==> flow/design.v <==
module conv(clk,rst,clear,w_w,w_in,if_w,if_in,out);
 input	clk;
 input	rst;
 input	clear;
 input	w_w;
 input	if_w;	
 input [16-1:0] w_in;
 input [16-1:0] if_in;
 output signed [16*2+1:0]out;
 wire signed [16*2:0]out1;
 reg signed [16-1:0] weight [2:0];
 reg signed [16-1:0] feature [2:0];
 always@(posedge rst  or posedge clk)
begin
if(rst)
begin
weight[0]<=16'd0;
weight[1]<=16'd0;
weight[2]<=16'd0;
feature[0]<=16'd0;
feature[1]<=16'd0;
feature[2]<=16'd0;
end
else if(clear)
begin
weight[0]<=16'd0;
weight[1]<=16'd0;
weight[2]<=16'd0;
feature[0]<=16'd0;
feature[1]<=16'd0;
feature[2]<=16'd0;
end
else
begin
if(w_w==1'b1 )
begin
weight[0]<=weight[1];
weight[1]<=weight[2];
weight[2]<=w_in;
end
if(if_w==1'b1 )
begin
feature[0]<=feature[1];
feature[1]<=feature[2];
feature[2]<=if_in;
end
end
end
assign out1 = weight[2]*feature[2]+weight[1]*feature[1]+weight[0]*feature[0];
assign out  ={out1[32],out1};
endmodule
module sat_adder(in0, in1, in2, sum);
input  signed[33:0]	in0, in1, in2;
output signed[15:0]	sum;
wire signed[35:0]temp=(in0+in1+in2);
assign sum=($signed(temp)>$signed(36'd255))?16'd255:($signed(temp)<$signed(36'd0))?16'd0:temp[15:0];
endmodule
module Controller (clk, rst, ROM_IF_A, ROM_W_A, ROM_IF_OE, ROM_W_OE, RAM_A, 
					RAM_WE, RAM_OE, sel_if, sel_w, clear, done);
  parameter INIT    = 3'b000,READ_W=3'b001,WRITE=3'b010,READ_C=3'b011,READ_9=3'b100,Done=3'b101;
  input         clk;
  input         rst;
  output reg [19:0] ROM_IF_A, ROM_W_A;
  output reg		ROM_IF_OE, ROM_W_OE;
  output reg [19:0] RAM_A;
  output reg		RAM_WE;
  output reg		RAM_OE;
  output reg [2:0]  sel_if, sel_w;
  output reg		clear;
  output reg 		done;
  reg	[2:0] tsel_if, tsel_w;
  reg   [2:0]  state,n_state;
  reg	[19:0] column;
  reg   [19:0]  row;
  reg   [3:0]	counter;
always@(posedge clk or posedge rst)begin 
if(rst)
	state<=INIT;
else
	state<=n_state;
end
always@(posedge clk or posedge rst)begin 
  if(rst)begin
    counter<=4'd0;
  end
else if(state==READ_W && counter==4'd9)
      counter<=4'd0;
  else if(state==READ_W)
     counter<=counter+4'd1;
  else if(state==READ_C)
     counter<=counter+4'd1;
  else if(state==READ_9)
     counter<=counter+4'd1;
  else if(state==WRITE || state==INIT)
     counter<=4'd0;
end
always@(*)begin 
    if(state==INIT)begin
    sel_w=3'b0;
      sel_if=3'b0;
end
else if(state==READ_W)
	begin
if(counter==4'd0)begin
                  sel_w=3'b000;
		  sel_if=3'b000;
              end
else  if(counter==4'd1)begin
  			sel_w=3'b001;
		  sel_if=3'b001;
end
else if(counter==4'd2)begin
  			sel_w=3'b001;
		  sel_if=3'b001;
end
else if(counter==4'd3)begin
  			sel_w=3'b001;
		  sel_if=3'b001;
end
else   if(counter==4'd4)begin
                  sel_w=3'b010;
		  sel_if=3'b010;
              end
else   if(counter==4'd5)begin
                  sel_w=3'b010;
		  sel_if=3'b010;
              end
else   if(counter==4'd6)begin
                  sel_w=3'b010;
		  sel_if=3'b010;
              end
else  if(counter==4'd7)begin
                  sel_w=3'b100;
	          sel_if=3'b100;
              end
else  if(counter==4'd8)begin
                  sel_w=3'b100;
	          sel_if=3'b100;
              end
else  if(counter==4'd9)begin
                  sel_w=3'b100;
	          sel_if=3'b100;
              end
else begin
 	           sel_w=3'b100;
	          sel_if=3'b100;
    end
end
else if(state==READ_C)
	begin
          if(counter==4'd0)begin
                  sel_if=3'b000;
	            sel_w=3'b000;
              end
         else if(counter==4'd1)begin
                  sel_if=3'b001;
			sel_w=3'b000;
              end
         else if(counter==4'd2)begin
                  sel_if=3'b010;
			sel_w=3'b000;
              end
	 else if(counter==4'd3)begin
                  sel_if=3'b100;
			sel_w=3'b000;
              end
else  begin
			sel_if=3'b100;
			sel_w=3'b000;
end
    end
else if(state==READ_9)begin
if(counter==4'd0)begin
                  sel_w=3'b000;
		  sel_if=3'b000;
              end
else  if(counter==4'd1)begin
  			sel_w=3'b000;
		  sel_if=3'b001;
end
else if(counter==4'd2)begin
  			sel_w=3'b000;
		  sel_if=3'b001;
end
else if(counter==4'd3)begin
  			sel_w=3'b000;
		  sel_if=3'b001;
end
else   if(counter==4'd4)begin
                  sel_w=3'b000;
		  sel_if=3'b010;
              end
else   if(counter==4'd5)begin
                  sel_w=3'b000;
		  sel_if=3'b010;
              end
else   if(counter==4'd6)begin
                  sel_w=3'b000;
		  sel_if=3'b010;
              end
else  if(counter==4'd7)begin
                  sel_w=3'b000;
	          sel_if=3'b100;
              end
else  if(counter==4'd8)begin
                  sel_w=3'b000;
	          sel_if=3'b100;
              end
else  if(counter==4'd9)begin
                  sel_w=3'b000;
	          sel_if=3'b100;
              end
else begin
sel_w=3'b000;
	          sel_if=3'b100;
end
end
	else if(state==WRITE)
   begin
	          sel_if=3'b000;
                  sel_w=3'b000;
    end
     else
begin
		sel_if=3'b000;
                  sel_w=3'b000;
end
end
always@(*)begin 
if(state==INIT)
RAM_A=20'd0;
if(column==20'd0)
RAM_A=(row<<8)+column;
else
RAM_A=(row<<8)+(column-20'd2);
end
always@(*)begin 
if(state==INIT)
ROM_IF_A=20'd0;
 else   if(state==READ_W)begin
   if(counter==4'd0)begin
    ROM_IF_A=(row<<8)+(row<<1)+column;
   end
  else if(counter==4'd1)begin
    ROM_IF_A=(row<<8)+(row<<1)+(column+20'd1);
   end
   else if(counter==4'd2)begin
    ROM_IF_A=(row<<8)+(row<<1)+(column+20'd2);
   end
   else if(counter==4'd3)begin
    ROM_IF_A=((row+20'd1)<<8)+((row+20'd1)<<1)+column;
   end
    else if(counter==4'd4)begin
    ROM_IF_A=((row+20'd1)<<8)+((row+20'd1)<<1)+(column+20'd1);
   end
    else if(counter==4'd5)begin
    ROM_IF_A=((row+20'd1)<<8)+((row+20'd1)<<1)+(column+20'd2);
   end
    else if(counter==4'd6)begin
    ROM_IF_A=((row+20'd2)<<8)+((row+20'd2)<<1)+column;
   end
    else if(counter==4'd7)begin
    ROM_IF_A=((row+20'd2)<<8)+((row+20'd2)<<1)+(column+20'd1);
   end
    else if(counter==4'd8)begin
    ROM_IF_A=((row+20'd2)<<8)+((row+20'd2)<<1)+(column+20'd2);
   end
    else if(counter==4'd9)begin
    ROM_IF_A=((row+20'd2)<<8)+((row+20'd2)<<1)+(column+20'd2);
   end
else ROM_IF_A=((row+20'd2)<<8)+((row+20'd2)<<1)+(column+20'd2);
   end
   else if(state==READ_9)begin
    if(counter==4'd0)begin
    ROM_IF_A=(row<<8)+(row<<1)+column;
   end
  else if(counter==4'd1)begin
    ROM_IF_A=(row<<8)+(row<<1)+(column+20'd1);
   end
   else if(counter==4'd2)begin
    ROM_IF_A=(row<<8)+(row<<1)+(column+20'd2);
   end
   else if(counter==4'd3)begin
    ROM_IF_A=((row+20'd1)<<8)+((row+20'd1)<<1)+column;
   end
    else if(counter==4'd4)begin
    ROM_IF_A=((row+20'd1)<<8)+((row+20'd1)<<1)+(column+20'd1);
   end
    else if(counter==4'd5)begin
    ROM_IF_A=((row+20'd1)<<8)+((row+20'd1)<<1)+(column+20'd2);
   end
    else if(counter==4'd6)begin
    ROM_IF_A=((row+20'd2)<<8)+((row+20'd2)<<1)+column;
   end
    else if(counter==4'd7)begin
    ROM_IF_A=((row+20'd2)<<8)+((row+20'd2)<<1)+(column+20'd1);
   end
    else if(counter==4'd8)begin
    ROM_IF_A=((row+20'd2)<<8)+((row+20'd2)<<1)+(column+20'd2);
   end
    else if(counter==4'd9)begin
    ROM_IF_A=((row+20'd2)<<8)+((row+20'd2)<<1)+(column+20'd2);
   end
else ROM_IF_A=((row+20'd2)<<8)+((row+20'd2)<<1)+(column+20'd2);
    end   
   else if(state==READ_C)begin
          if(counter==4'd0)begin
             ROM_IF_A=(row<<8)+(row<<1)+column;
          end
         else if(counter==4'd1)begin
             ROM_IF_A=((row+20'd1)<<8)+((row+20'd1)<<1)+column;
          end
         else if(counter==4'd2)begin
             ROM_IF_A=((row+20'd2)<<8)+((row+20'd2)<<1)+column;
          end
	 else if(counter==4'd3)begin
             ROM_IF_A=((row+20'd2)<<8)+((row+20'd2)<<1)+column;
          end
         else
 ROM_IF_A=((row+20'd2)<<8)+((row+20'd2)<<1)+column;
   end
else
ROM_IF_A=20'd0;
end
always@(*)begin 
   if(state==INIT)
ROM_W_A=20'd0;
 else   if(state==READ_W)begin
          if(counter==4'd0)begin
             ROM_W_A=20'd0;
              end
         else if(counter==4'd1)begin
             ROM_W_A=20'd1;
              end
         else if(counter==4'd2)begin
             ROM_W_A=20'd2;
              end
         else if(counter==4'd3)begin
             ROM_W_A=20'd3;
              end
         else if(counter==4'd4)begin
             ROM_W_A=20'd4;
              end
         else if(counter==4'd5)begin
             ROM_W_A=20'd5;
              end
         else if(counter==4'd6)begin
             ROM_W_A=20'd6;
              end
         else if(counter==4'd7)begin
             ROM_W_A=20'd7;
              end
         else if(counter==4'd8)begin
             ROM_W_A=20'd8;
              end
	else if(counter==4'd9)begin
	ROM_W_A=20'd8;
	end
else ROM_W_A=20'd8;
    end   
else
ROM_W_A=20'd0;
end
always@(posedge clk or posedge rst)begin 
  if(rst)begin
     column<=20'd0;
	 row<=20'd0;
  end
else if (column==20'd0 && state==WRITE)
begin
column<=column+20'd3;
end
  else if(state==WRITE && column==20'd257)begin
        column<=20'd0;
        row<=row+20'd1;
   end
  else if(state==WRITE)
   column<=column+20'd1;
  else if(state==READ_C)
  row<=row;
end
always@(*)begin 
  case(state)
       INIT:begin
            n_state=READ_W;
end
       READ_W:begin
                  if(counter==4'd9)
                     n_state=WRITE;
                  else
                     n_state=READ_W;
              end
       READ_C:begin
                  if(counter==4'd3)
                     n_state=WRITE;
                  else
                     n_state=READ_C;
              end
       READ_9:begin
                  if(counter==4'd9)
                     n_state=WRITE;
                  else
                     n_state=READ_9;
              end
       WRITE:begin
                  if(column==20'd257&&row==20'd255)
                     n_state=Done;
                  else if(column==20'd257)
                     n_state=READ_9;
                  else
                     n_state=READ_C;
              end
       Done:n_state=INIT;    
 default:n_state=Done;
endcase
end
always@(*)begin  
case(state)
INIT:begin
	ROM_IF_OE=1'b0;
	ROM_W_OE=1'b0;
	RAM_WE=1'b0;
	RAM_OE=1'b0;
	clear=1'b0;
	done=1'b0;
	end
READ_W:begin
        ROM_IF_OE=1'b1;
	ROM_W_OE=1'b1;
	RAM_WE=1'b0;
	RAM_OE=1'b0;
	clear=1'b0;
	done=1'b0;
      end
WRITE:begin
      ROM_IF_OE=1'b0;
	ROM_W_OE=1'b0;
	RAM_WE=1'b1;
	RAM_OE=1'b0;
	clear=1'b0;
	done=1'b0;
	end
READ_C:begin
      ROM_IF_OE=1'b1;
	ROM_W_OE=1'b0;
	RAM_WE=1'b0;
	RAM_OE=1'b0;
	clear=1'b0;
	done=1'b0;
	end
READ_9:begin
      ROM_IF_OE=1'b1;
	ROM_W_OE=1'b0;
	RAM_WE=1'b0;
	RAM_OE=1'b0;
	clear=1'b0;
	done=1'b0;
	end
Done:begin
      ROM_IF_OE=1'b0;
	ROM_W_OE=1'b0;
	RAM_WE=1'b0;
	RAM_OE=1'b0;
	clear=1'b0;
	done=1'b1;
	end
default:begin
	ROM_IF_OE=1'b0;
	ROM_W_OE=1'b0;
	RAM_WE=1'b0;
	RAM_OE=1'b0;
	clear=1'b0;
	done=1'b0;
	end
endcase
end
endmodule
`timescale 1ns/10ps
module system (clk, rst, ROM_IF_Q, ROM_W_Q, RAM_Q, ROM_IF_A, ROM_W_A,
  ROM_IF_OE, ROM_W_OE, RAM_A, RAM_WE, RAM_OE, RAM_D, done);
  input         clk;
  input         rst;
  input  [15:0] ROM_IF_Q, ROM_W_Q;
  input  [15:0] RAM_Q;
  output [19:0] ROM_IF_A, ROM_W_A;
  output		ROM_IF_OE, ROM_W_OE;
  output [19:0] RAM_A;
  output        RAM_WE;
  output        RAM_OE;
  output [15:0] RAM_D;
  output        done;
  wire [2:0]  sel_if, sel_w;
  wire 		  clear;
  wire [33:0]	out0, out1, out2;
  conv conv1 (
  .clk(clk), .rst(rst), .clear(clear), .w_w(sel_w[0]), .w_in(ROM_W_Q), .if_w(sel_if[0]), .if_in(ROM_IF_Q), .out(out0));
  conv conv2 (
  .clk(clk), .rst(rst), .clear(clear), .w_w(sel_w[1]), .w_in(ROM_W_Q), .if_w(sel_if[1]), .if_in(ROM_IF_Q), .out(out1));
  conv conv3 (
  .clk(clk), .rst(rst), .clear(clear), .w_w(sel_w[2]), .w_in(ROM_W_Q), .if_w(sel_if[2]), .if_in(ROM_IF_Q), .out(out2));
  sat_adder a1 (
  .in0(out0), .in1(out1), .in2(out2), .sum(RAM_D));
  Controller c1(
  .clk(clk), .rst(rst), .ROM_IF_A(ROM_IF_A), .ROM_W_A(ROM_W_A), .ROM_IF_OE(ROM_IF_OE),
  .ROM_W_OE(ROM_W_OE), .RAM_A(RAM_A), .RAM_WE(RAM_WE), .RAM_OE(RAM_OE), .sel_if(sel_if),
  .sel_w(sel_w), .clear(clear), .done(done));
endmodule
# --- Reports on system ---
# Module system before and after one edit of its RTL, step after step.
# "orig" refers to lines of the RTL above, "edited" to lines of the edited file.
# "change" is "edited" less "orig", of the values as shown; "rel_change_pct" is that difference over "orig", in percent.
# Operators carry their Yosys type and port widths (W data, S select, Z words).
inputs:
  design: "system"
  clock: "clk"
  library: "sky130hd"
  corner: "tt_025C_1v80"

# --- The edit ---
# Unified diff, file above to edited file.
# This change comes from a script, not from a designer; no optimisation was intended.
# begin of diff
@@ -233,5 +233,5 @@
 RAM_A=(row<<8)+column;
 else
-RAM_A=(row<<8)+(column-20'd2);
+RAM_A=(row<<8)^(column-20'd2);
 end
 always@(*)begin 
# end of diff

# --- Elaborated design ---
# Yosys after proc, flatten, opt, wreduce and memory -nomap, before mapping. Print and check cells are not counted. Equal cells are merged and count once.
word_totals:
  columns: ["item", "orig", "edited", "change", "rel_change_pct"]
  rows:
  - ["elab_cells", 151, 151, 0, 0.00]
  - ["output_inout_bits", 81, 81, 0, 0.00]
  - ["inputBits", 50, 50, 0, 0.00]
  - ["ff_bits", 335, 335, 0, 0.00]
classes:
  columns: ["item", "orig", "edited", "change", "rel_change_pct"]
  rows:
  - ["n_eq", 15, 15, 0, 0.00]
  - ["reduce_logical", 12, 12, 0, 0.00]
  - ["add_sub_neg", 29, 28, -1, -3.45]
  - ["mul", 9, 9, 0, 0.00]
  - ["cmp", 2, 2, 0, 0.00]
  - ["bitwise", 1, 2, 1, 100.00]
  - ["mux", 61, 61, 0, 0.00]
op_table:
  columns: ["cell", "orig", "edited", "change", "rel_change_pct"]
  rows:
  - ["$add A20 B20 Y20", 14, 13, -1, -7.14]
  - ["$xor A20 B20 Y20", 0, 1, 1, null]
# Operator kinds equal on both sides are left out: 38.

# --- Longest topological paths ---
# Yosys ltp: most cells in a row. Word level: on the elaborated netlist, between registers, memories and ports. Mapped: between sequential cells and ports; inverters and the memories' decode and read muxes count.
logic_depth:
  columns: ["item", "orig", "edited", "change", "rel_change_pct"]
  rows:
  - ["depth_word", 14, 14, 0, 0.00]
  - ["abc_area", "0", "0", null, null]
  - ["depth_mapped", 60, 62, 2, 3.33]
  - ["depth_no_buf", 58, 61, 3, 5.17]

# --- Synthesis result ---
# The flow's flattened synthesis, as Yosys stat reports it; memories are mapped. The netlist is that of the ABC_AREA named above (0 if unset); the other value can give another one.
by_type:
  columns: ["cell_type", "orig", "edited", "change", "rel_change_pct"]
  rows:
  - ["sky130_fd_sc_hd__inv_1", 3027, 2951, -76, -2.51]
  - ["sky130_fd_sc_hd__a21oi_1", 405, 357, -48, -11.85]
  - ["sky130_fd_sc_hd__nor2_1", 383, 340, -43, -11.23]
  - ["sky130_fd_sc_hd__o21ai_0", 254, 214, -40, -15.75]
  - ["sky130_fd_sc_hd__ha_1", 1058, 1022, -36, -3.40]
  - ["sky130_fd_sc_hd__xor2_1", 168, 195, 27, 16.07]
  - ["sky130_fd_sc_hd__nand2b_1", 154, 177, 23, 14.94]
  - ["sky130_fd_sc_hd__o31ai_1", 34, 13, -21, -61.76]
  - ["sky130_fd_sc_hd__nor3_1", 95, 113, 18, 18.95]
  - ["sky130_fd_sc_hd__and3_1", 57, 42, -15, -26.32]
  - ["sky130_fd_sc_hd__nand3_1", 108, 95, -13, -12.04]
  - ["sky130_fd_sc_hd__a211oi_1", 62, 49, -13, -20.97]
  - ["sky130_fd_sc_hd__a31oi_1", 46, 33, -13, -28.26]
  - ["sky130_fd_sc_hd__xnor2_1", 442, 430, -12, -2.71]
  - ["sky130_fd_sc_hd__nand4_1", 28, 40, 12, 42.86]
  - ["sky130_fd_sc_hd__a21boi_0", 17, 9, -8, -47.06]
  - ["sky130_fd_sc_hd__or4_1", 5, 13, 8, 160.00]
  - ["sky130_fd_sc_hd__and2_1", 1027, 1020, -7, -0.68]
# Cell types equal on both sides are left out: 23.
# The list need not be complete.
synth_totals:
  columns: ["item", "orig", "edited", "change", "rel_change_pct"]
  rows:
  - ["ffs", 338, 338, 0, 0.00]
  - ["mapped_area_um2", 121464.0, 120401.7, -1062.3, -0.87]
  - ["cell_count", 13217, 12996, -221, -1.67]
  - ["seqArea_um2", 8459.4, 8459.4, 0.0, 0.00]
  - ["n_buf", 451, 463, 12, 2.66]
# By module: a second synthesis without flattening, with its own total; a netlist apart from the flattened one above.
unflattened:
  columns: ["item", "orig", "edited", "change", "rel_change_pct"]
  rows:
  - ["cells_unflattened", 13165, 13024, -141, -1.07]
  - ["hier_area_um2", 121129.9, 120345.4, -784.5, -0.65]
# Rows give one instance, submodules left out.
by_module_orig:
  columns: ["module", "n_inst", "mod_seq_area_um2", "area_um2", "n_cells"]
  rows:
  - ["conv", 3, 2402.3, 34375.5, 3574]
  - ["Controller", 1, 1252.5, 14796.7, 2051]
  - ["sat_adder", 1, 0.0, 3206.8, 392]
  - ["system", 1, 0.0, 0.0, 0]
by_module_edited:
  columns: ["module", "n_inst", "mod_seq_area_um2", "area_um2", "n_cells"]
  rows:
  - ["conv", 3, 2402.3, 34347.9, 3579]
  - ["Controller", 1, 1252.5, 14094.8, 1895]
  - ["sat_adder", 1, 0.0, 3206.8, 392]
  - ["system", 1, 0.0, 0.0, 0]

# --- Path before layout ---
# OpenSTA on the mapped netlist: ideal clock, no wires. The path of least setup slack (recovery checks aside). Input and output delay are each 20% of the period. Register names are those of the netlist, which keeps one name where synthesis merged equal registers.
synth_timing:
  columns: ["item", "orig", "edited", "change", "rel_change_pct"]
  rows:
  - ["path_kind", "register -> output", "register -> output", null, null]
  - ["from", "register conv2.feature[1][1]", "register conv1.feature[1][1]", null, null]
  - ["to", "output RAM_D[3]", "output RAM_D[3]", null, null]
  - ["stages", 54, 57, 3, 5.56]
  - ["t_first_pin_ns", 0.000, 0.000, 0.000, null]
  - ["clock_period_ns", 22.0, 22.0, 0.0, 0.00]
  - ["required_ns", 17.600, 17.600, 0.000, 0.00]
  - ["out_delay_ns", 4.400, 4.400, 0.000, 0.00]
  - ["path_delay_ns", 13.597, 14.063, 0.466, 3.43]
  - ["arrival_ns", 13.597, 14.063, 0.466, 3.43]
  - ["slack_ns", 4.003, 3.537, -0.466, null]
  - ["n_path_buf", 2, 1, -1, -50.00]
  - ["period_less_setup_slack_ns", 17.997, 18.463, 0.466, 2.59]
# "path_delay_ns" is the arrival time less input delay plus setup time.
# At an output port there is no setup time.
# "stages": output pins that drive a net of the path, with the launching flip-flop's if there is one; two outputs of one cell count as two.
# "period_less_setup_slack_ns" is the clock period less the worst setup slack; recovery checks do not enter. This is arithmetic on one report: input and output delays are still those of the set period (20% each).
# The rows between start and end are the longest chain of elaborated cells between them; the timing report does not say that the signal goes this way. Where chains are equally long, one stands for them.
# A line is the first line of the expression or statement that the cell stems from. Yosys adds cells for indexed reads and writes and turns some case tables into memories.
# At most two assigning lines are given for a register; there are more.
synth_via_orig:
  path_cell_list: "sky130_fd_sc_hd__dfrtp_1 -> sky130_fd_sc_hd__clkbuf_1 -> sky130_fd_sc_hd__nand2_1 -> sky130_fd_sc_hd__fa_1 -> sky130_fd_sc_hd__fa_1 -> sky130_fd_sc_hd__fa_1 -> sky130_fd_sc_hd__fa_1 -> sky130_fd_sc_hd__inv_1 -> sky130_fd_sc_hd__fa_1 -> sky130_fd_sc_hd__inv_1 -> sky130_fd_sc_hd__fa_1 -> sky130_fd_sc_hd__inv_1 -> sky130_fd_sc_hd__ha_1 -> sky130_fd_sc_hd__a21o_1 -> sky130_fd_sc_hd__a21o_1 -> sky130_fd_sc_hd__a21o_1 -> sky130_fd_sc_hd__o21a_1 -> sky130_fd_sc_hd__nor2_1 -> (+18 left out) -> sky130_fd_sc_hd__a41o_1 -> sky130_fd_sc_hd__o31a_1 -> sky130_fd_sc_hd__nor4_1 -> sky130_fd_sc_hd__a311oi_1 -> sky130_fd_sc_hd__fa_1 -> sky130_fd_sc_hd__inv_1 -> sky130_fd_sc_hd__ha_1 -> sky130_fd_sc_hd__buf_2 -> sky130_fd_sc_hd__nor3b_1 -> sky130_fd_sc_hd__a2111oi_2 -> sky130_fd_sc_hd__o21ai_1 -> sky130_fd_sc_hd__or4_1 -> sky130_fd_sc_hd__or4_1 -> sky130_fd_sc_hd__a211o_1 -> sky130_fd_sc_hd__nor4_1 -> sky130_fd_sc_hd__and4_1 -> sky130_fd_sc_hd__nand4_4 -> sky130_fd_sc_hd__o21a_1"
  elab_chain_cells: 8
  cone_cells: 9
  lines_between: 3
  classes_between: "4 x add/sub; 1 x mul; 2 x compare; 2 x mux"
synth_rtl_orig:
  columns: ["item", "line_no", "rtl"]
  rows:
  - ["from (decl)", 12, "reg signed [16-1:0] feature [2:0];"]
  - ["from (assign)", 21, "feature[1]<=16'd0;"]
  - ["from (assign)", 44, "feature[1]<=feature[2];"]
  - ["$mul A16 B16 Y32", 49, "assign out1 = weight[2]*feature[2]+weight[1]*feature[1]+weight[0]*feature[0];"]
  - ["$add A33 B33 Y33", 49, null]
  - ["$add A33 B32 Y33", 49, null]
  - ["$add A33 B33 Y34", 55, "wire signed[35:0]temp=(in0+in1+in2);"]
  - ["$add A34 B33 Y35", 55, null]
  - ["$lt A36 B1 Y1", 56, "assign sum=($signed(temp)>$signed(36'd255))?16'd255:($signed(temp)<$signed(36'd0))?16'd0:temp[15:0];"]
  - ["$mux W16 x2", 56, null]
  - ["to (decl)", 490, "output [15:0] RAM_D;"]
synth_via_edited:
  path_cell_list: "sky130_fd_sc_hd__dfrtp_1 -> sky130_fd_sc_hd__clkbuf_1 -> sky130_fd_sc_hd__nand2_1 -> sky130_fd_sc_hd__fa_1 -> sky130_fd_sc_hd__fa_1 -> sky130_fd_sc_hd__inv_1 -> sky130_fd_sc_hd__fa_1 -> sky130_fd_sc_hd__fa_1 -> sky130_fd_sc_hd__fa_1 -> sky130_fd_sc_hd__inv_1 -> sky130_fd_sc_hd__fa_1 -> sky130_fd_sc_hd__inv_1 -> sky130_fd_sc_hd__ha_1 -> sky130_fd_sc_hd__a21o_1 -> sky130_fd_sc_hd__a21o_1 -> sky130_fd_sc_hd__a21oi_1 -> sky130_fd_sc_hd__o21ai_0 -> sky130_fd_sc_hd__or3b_2 -> (+21 left out) -> sky130_fd_sc_hd__a31o_1 -> sky130_fd_sc_hd__a21oi_1 -> sky130_fd_sc_hd__xnor2_1 -> sky130_fd_sc_hd__fa_1 -> sky130_fd_sc_hd__inv_1 -> sky130_fd_sc_hd__ha_1 -> sky130_fd_sc_hd__nand2b_1 -> sky130_fd_sc_hd__a2bb2oi_1 -> sky130_fd_sc_hd__o2111ai_1 -> sky130_fd_sc_hd__nor4_1 -> sky130_fd_sc_hd__and4_1 -> sky130_fd_sc_hd__nand4_1 -> sky130_fd_sc_hd__nor4_1 -> sky130_fd_sc_hd__o2111a_1 -> sky130_fd_sc_hd__o311ai_1 -> sky130_fd_sc_hd__nor4_2 -> sky130_fd_sc_hd__o2111ai_4 -> sky130_fd_sc_hd__o21a_1"
  elab_chain_cells: 8
  cone_cells: 9
  lines_between: 3
  classes_between: "4 x add/sub; 1 x mul; 2 x compare; 2 x mux"
synth_rtl_edited:
  columns: ["item", "line_no", "rtl"]
  rows:
  - ["from (decl)", 12, "reg signed [16-1:0] feature [2:0];"]
  - ["from (assign)", 21, "feature[1]<=16'd0;"]
  - ["from (assign)", 44, "feature[1]<=feature[2];"]
  - ["$mul A16 B16 Y32", 49, "assign out1 = weight[2]*feature[2]+weight[1]*feature[1]+weight[0]*feature[0];"]
  - ["$add A33 B33 Y33", 49, null]
  - ["$add A33 B32 Y33", 49, null]
  - ["$add A33 B33 Y34", 55, "wire signed[35:0]temp=(in0+in1+in2);"]
  - ["$add A34 B33 Y35", 55, null]
  - ["$lt A36 B1 Y1", 56, "assign sum=($signed(temp)>$signed(36'd255))?16'd255:($signed(temp)<$signed(36'd0))?16'd0:temp[15:0];"]
  - ["$mux W16 x2", 56, null]
  - ["to (decl)", 490, "output [15:0] RAM_D;"]

# --- Timing after layout ---
# Path of least setup slack in the final report of the runs of pair A (OpenROAD, finished layout, wires in). Where an end is a register, its clock arrival counts in the times.
layout_timing:
  columns: ["item", "orig", "edited", "change", "rel_change_pct"]
  rows:
  - ["path_kind", "register -> output", "register -> output", null, null]
  - ["from", "register conv1.weight[2][4]", "register conv2.weight[2][7]", null, null]
  - ["to", "output RAM_D[2]", "output RAM_D[1]", null, null]
  - ["stages", 52, 57, 5, 9.62]
  - ["clock_period_ns", 21.4, 21.4, 0.0, 0.00]
  - ["slack_ns", 0.54, 0.56, 0.02, null]
  - ["arrival_ns", 16.58, 16.56, -0.02, -0.12]
  - ["n_path_buf", 1, 1, 0, 0.00]
  - ["t_first_pin_ns", 0.68, 0.71, 0.03, 4.41]
  - ["out_delay_ns", 4.28, 4.28, 0.00, 0.00]
  - ["required_ns", 17.12, 17.12, 0.00, 0.00]
# The rows between start and end are the longest chain of elaborated cells between them; the timing report does not say that the signal goes this way. Where chains are equally long, one stands for them.
# At most two assigning lines are given for a register; there are more.
layout_via_orig:
  path_cell_list: "sky130_fd_sc_hd__dfrtp_1 -> sky130_fd_sc_hd__and2_1 -> sky130_fd_sc_hd__fa_1 -> sky130_fd_sc_hd__fa_1 -> sky130_fd_sc_hd__ha_1 -> sky130_fd_sc_hd__fa_1 -> sky130_fd_sc_hd__inv_1 -> sky130_fd_sc_hd__fa_1 -> sky130_fd_sc_hd__fa_1 -> sky130_fd_sc_hd__inv_1 -> sky130_fd_sc_hd__ha_1 -> sky130_fd_sc_hd__a2111oi_0 -> sky130_fd_sc_hd__o31ai_1 -> sky130_fd_sc_hd__nand2_1 -> sky130_fd_sc_hd__a21oi_1 -> sky130_fd_sc_hd__o21a_1 -> sky130_fd_sc_hd__nor2_1 -> sky130_fd_sc_hd__o21ai_0 -> (+16 left out) -> sky130_fd_sc_hd__o41a_1 -> sky130_fd_sc_hd__a41o_1 -> sky130_fd_sc_hd__nor2_1 -> sky130_fd_sc_hd__xor2_1 -> sky130_fd_sc_hd__fa_1 -> sky130_fd_sc_hd__inv_1 -> sky130_fd_sc_hd__ha_1 -> sky130_fd_sc_hd__a21o_1 -> sky130_fd_sc_hd__a21oi_1 -> sky130_fd_sc_hd__a21oi_1 -> sky130_fd_sc_hd__or4_1 -> sky130_fd_sc_hd__or4_1 -> sky130_fd_sc_hd__a211o_1 -> sky130_fd_sc_hd__nor4_1 -> sky130_fd_sc_hd__and4_1 -> sky130_fd_sc_hd__nand4_4 -> sky130_fd_sc_hd__o21a_1 -> sky130_fd_sc_hd__clkdlybuf4s50_1"
  elab_chain_cells: 8
  cone_cells: 9
  lines_between: 3
  classes_between: "4 x add/sub; 1 x mul; 2 x compare; 2 x mux"
layout_rtl_orig:
  columns: ["item", "line_no", "rtl"]
  rows:
  - ["from (decl)", 11, "reg signed [16-1:0] weight [2:0];"]
  - ["from (assign)", 19, "weight[2]<=16'd0;"]
  - ["from (assign)", 39, "weight[2]<=w_in;"]
  - ["$mul A16 B16 Y32", 49, "assign out1 = weight[2]*feature[2]+weight[1]*feature[1]+weight[0]*feature[0];"]
  - ["$add A33 B33 Y33", 49, null]
  - ["$add A33 B32 Y33", 49, null]
  - ["$add A33 B33 Y34", 55, "wire signed[35:0]temp=(in0+in1+in2);"]
  - ["$add A34 B33 Y35", 55, null]
  - ["$lt A36 B1 Y1", 56, "assign sum=($signed(temp)>$signed(36'd255))?16'd255:($signed(temp)<$signed(36'd0))?16'd0:temp[15:0];"]
  - ["$mux W16 x2", 56, null]
  - ["to (decl)", 490, "output [15:0] RAM_D;"]
layout_via_edited:
  path_cell_list: "sky130_fd_sc_hd__dfrtp_4 -> sky130_fd_sc_hd__and2_1 -> sky130_fd_sc_hd__fa_1 -> sky130_fd_sc_hd__inv_1 -> sky130_fd_sc_hd__fa_1 -> sky130_fd_sc_hd__fa_1 -> sky130_fd_sc_hd__fa_1 -> sky130_fd_sc_hd__inv_1 -> sky130_fd_sc_hd__fa_1 -> sky130_fd_sc_hd__inv_1 -> sky130_fd_sc_hd__fa_1 -> sky130_fd_sc_hd__inv_1 -> sky130_fd_sc_hd__ha_1 -> sky130_fd_sc_hd__a21o_1 -> sky130_fd_sc_hd__a21oi_2 -> sky130_fd_sc_hd__nand2b_1 -> sky130_fd_sc_hd__and3b_1 -> sky130_fd_sc_hd__a2111oi_0 -> (+21 left out) -> sky130_fd_sc_hd__a21oi_1 -> sky130_fd_sc_hd__xnor2_1 -> sky130_fd_sc_hd__fa_1 -> sky130_fd_sc_hd__inv_1 -> sky130_fd_sc_hd__ha_1 -> sky130_fd_sc_hd__inv_1 -> sky130_fd_sc_hd__a222oi_1 -> sky130_fd_sc_hd__o2111ai_1 -> sky130_fd_sc_hd__nor4_1 -> sky130_fd_sc_hd__and4_1 -> sky130_fd_sc_hd__nand4_1 -> sky130_fd_sc_hd__nor4_2 -> sky130_fd_sc_hd__o2111a_1 -> sky130_fd_sc_hd__o311ai_1 -> sky130_fd_sc_hd__nor4_2 -> sky130_fd_sc_hd__o2111ai_4 -> sky130_fd_sc_hd__o21a_1 -> sky130_fd_sc_hd__clkdlybuf4s50_1"
  elab_chain_cells: 8
  cone_cells: 9
  lines_between: 3
  classes_between: "4 x add/sub; 1 x mul; 2 x compare; 2 x mux"
layout_rtl_edited:
  columns: ["item", "line_no", "rtl"]
  rows:
  - ["from (decl)", 11, "reg signed [16-1:0] weight [2:0];"]
  - ["from (assign)", 19, "weight[2]<=16'd0;"]
  - ["from (assign)", 39, "weight[2]<=w_in;"]
  - ["$mul A16 B16 Y32", 49, "assign out1 = weight[2]*feature[2]+weight[1]*feature[1]+weight[0]*feature[0];"]
  - ["$add A33 B33 Y33", 49, null]
  - ["$add A33 B32 Y33", 49, null]
  - ["$add A33 B33 Y34", 55, "wire signed[35:0]temp=(in0+in1+in2);"]
  - ["$add A34 B33 Y35", 55, null]
  - ["$lt A36 B1 Y1", 56, "assign sum=($signed(temp)>$signed(36'd255))?16'd255:($signed(temp)<$signed(36'd0))?16'd0:temp[15:0];"]
  - ["$mux W16 x2", 56, null]
  - ["to (decl)", 490, "output [15:0] RAM_D;"]

# --- Flow runs ---
# Both versions went through the flow (Yosys, OpenROAD) with the same settings in each pair. Constraints: input delay and output delay 20% of the set period each, output load 0.01 pF.
settings_pair_A:
  CORE_UTILIZATION: 40
  period_ns: 21.4
  CAP_MARGIN: 20
  CORE_MARGIN: 2
  SLEW_MARGIN: 20
results_pair_A:
  columns: ["item", "orig", "edited", "change", "rel_change_pct"]
  rows:
  - ["tns_ns", 0.000, 0.000, 0.000, null]
  - ["synthesis_area_um2", 121464.0, 120401.7, -1062.3, -0.87]
  - ["final_die_area_um2", 308086.0, 305411.0, -2675.0, -0.87]
  - ["final_util_pct", 42.5, 42.6, 0.1, null]
  - ["fin_hold_ws_ns", 0.399, 0.428, 0.029, null]
  - ["achievedPeriod_ns", 20.858, 20.840, -0.018, -0.09]
  - ["final_setup_ws_ns", 0.542, 0.560, 0.018, null]
settings_pair_B:
  ABC_AREA: 0
  CELL_PAD_IN_SITES_GLOBAL_PLACEMENT: 0
  CORE_ASPECT_RATIO: 0.58
  CORE_MARGIN: 8
  CORE_UTILIZATION: 55
  PLACE_DENSITY: 0.8
  SETUP_SLACK_MARGIN: -0.37
  TNS_END_PERCENT: 80
  period_ns: 19.7
  CAP_MARGIN: 20
  SLEW_MARGIN: 20
results_pair_B:
  columns: ["item", "orig", "edited", "change", "rel_change_pct"]
  rows:
  - ["tns_ns", -2.537, -0.329, 2.208, null]
  - ["synthesis_area_um2", 121464.0, 120401.7, -1062.3, -0.87]
  - ["final_die_area_um2", 236698.0, 234697.0, -2001.0, -0.85]
  - ["final_util_pct", 59.3, 60.9, 1.6, null]
  - ["fin_hold_ws_ns", 0.450, 0.399, -0.051, null]
  - ["achievedPeriod_ns", 20.168, 19.779, -0.389, -1.93]
  - ["final_setup_ws_ns", -0.468, -0.079, 0.389, null]
# "achievedPeriod_ns": clock period set for the run, less the worst setup slack. It is reckoned from that one timing run; input and output delays stay at 20% of the period that was set.
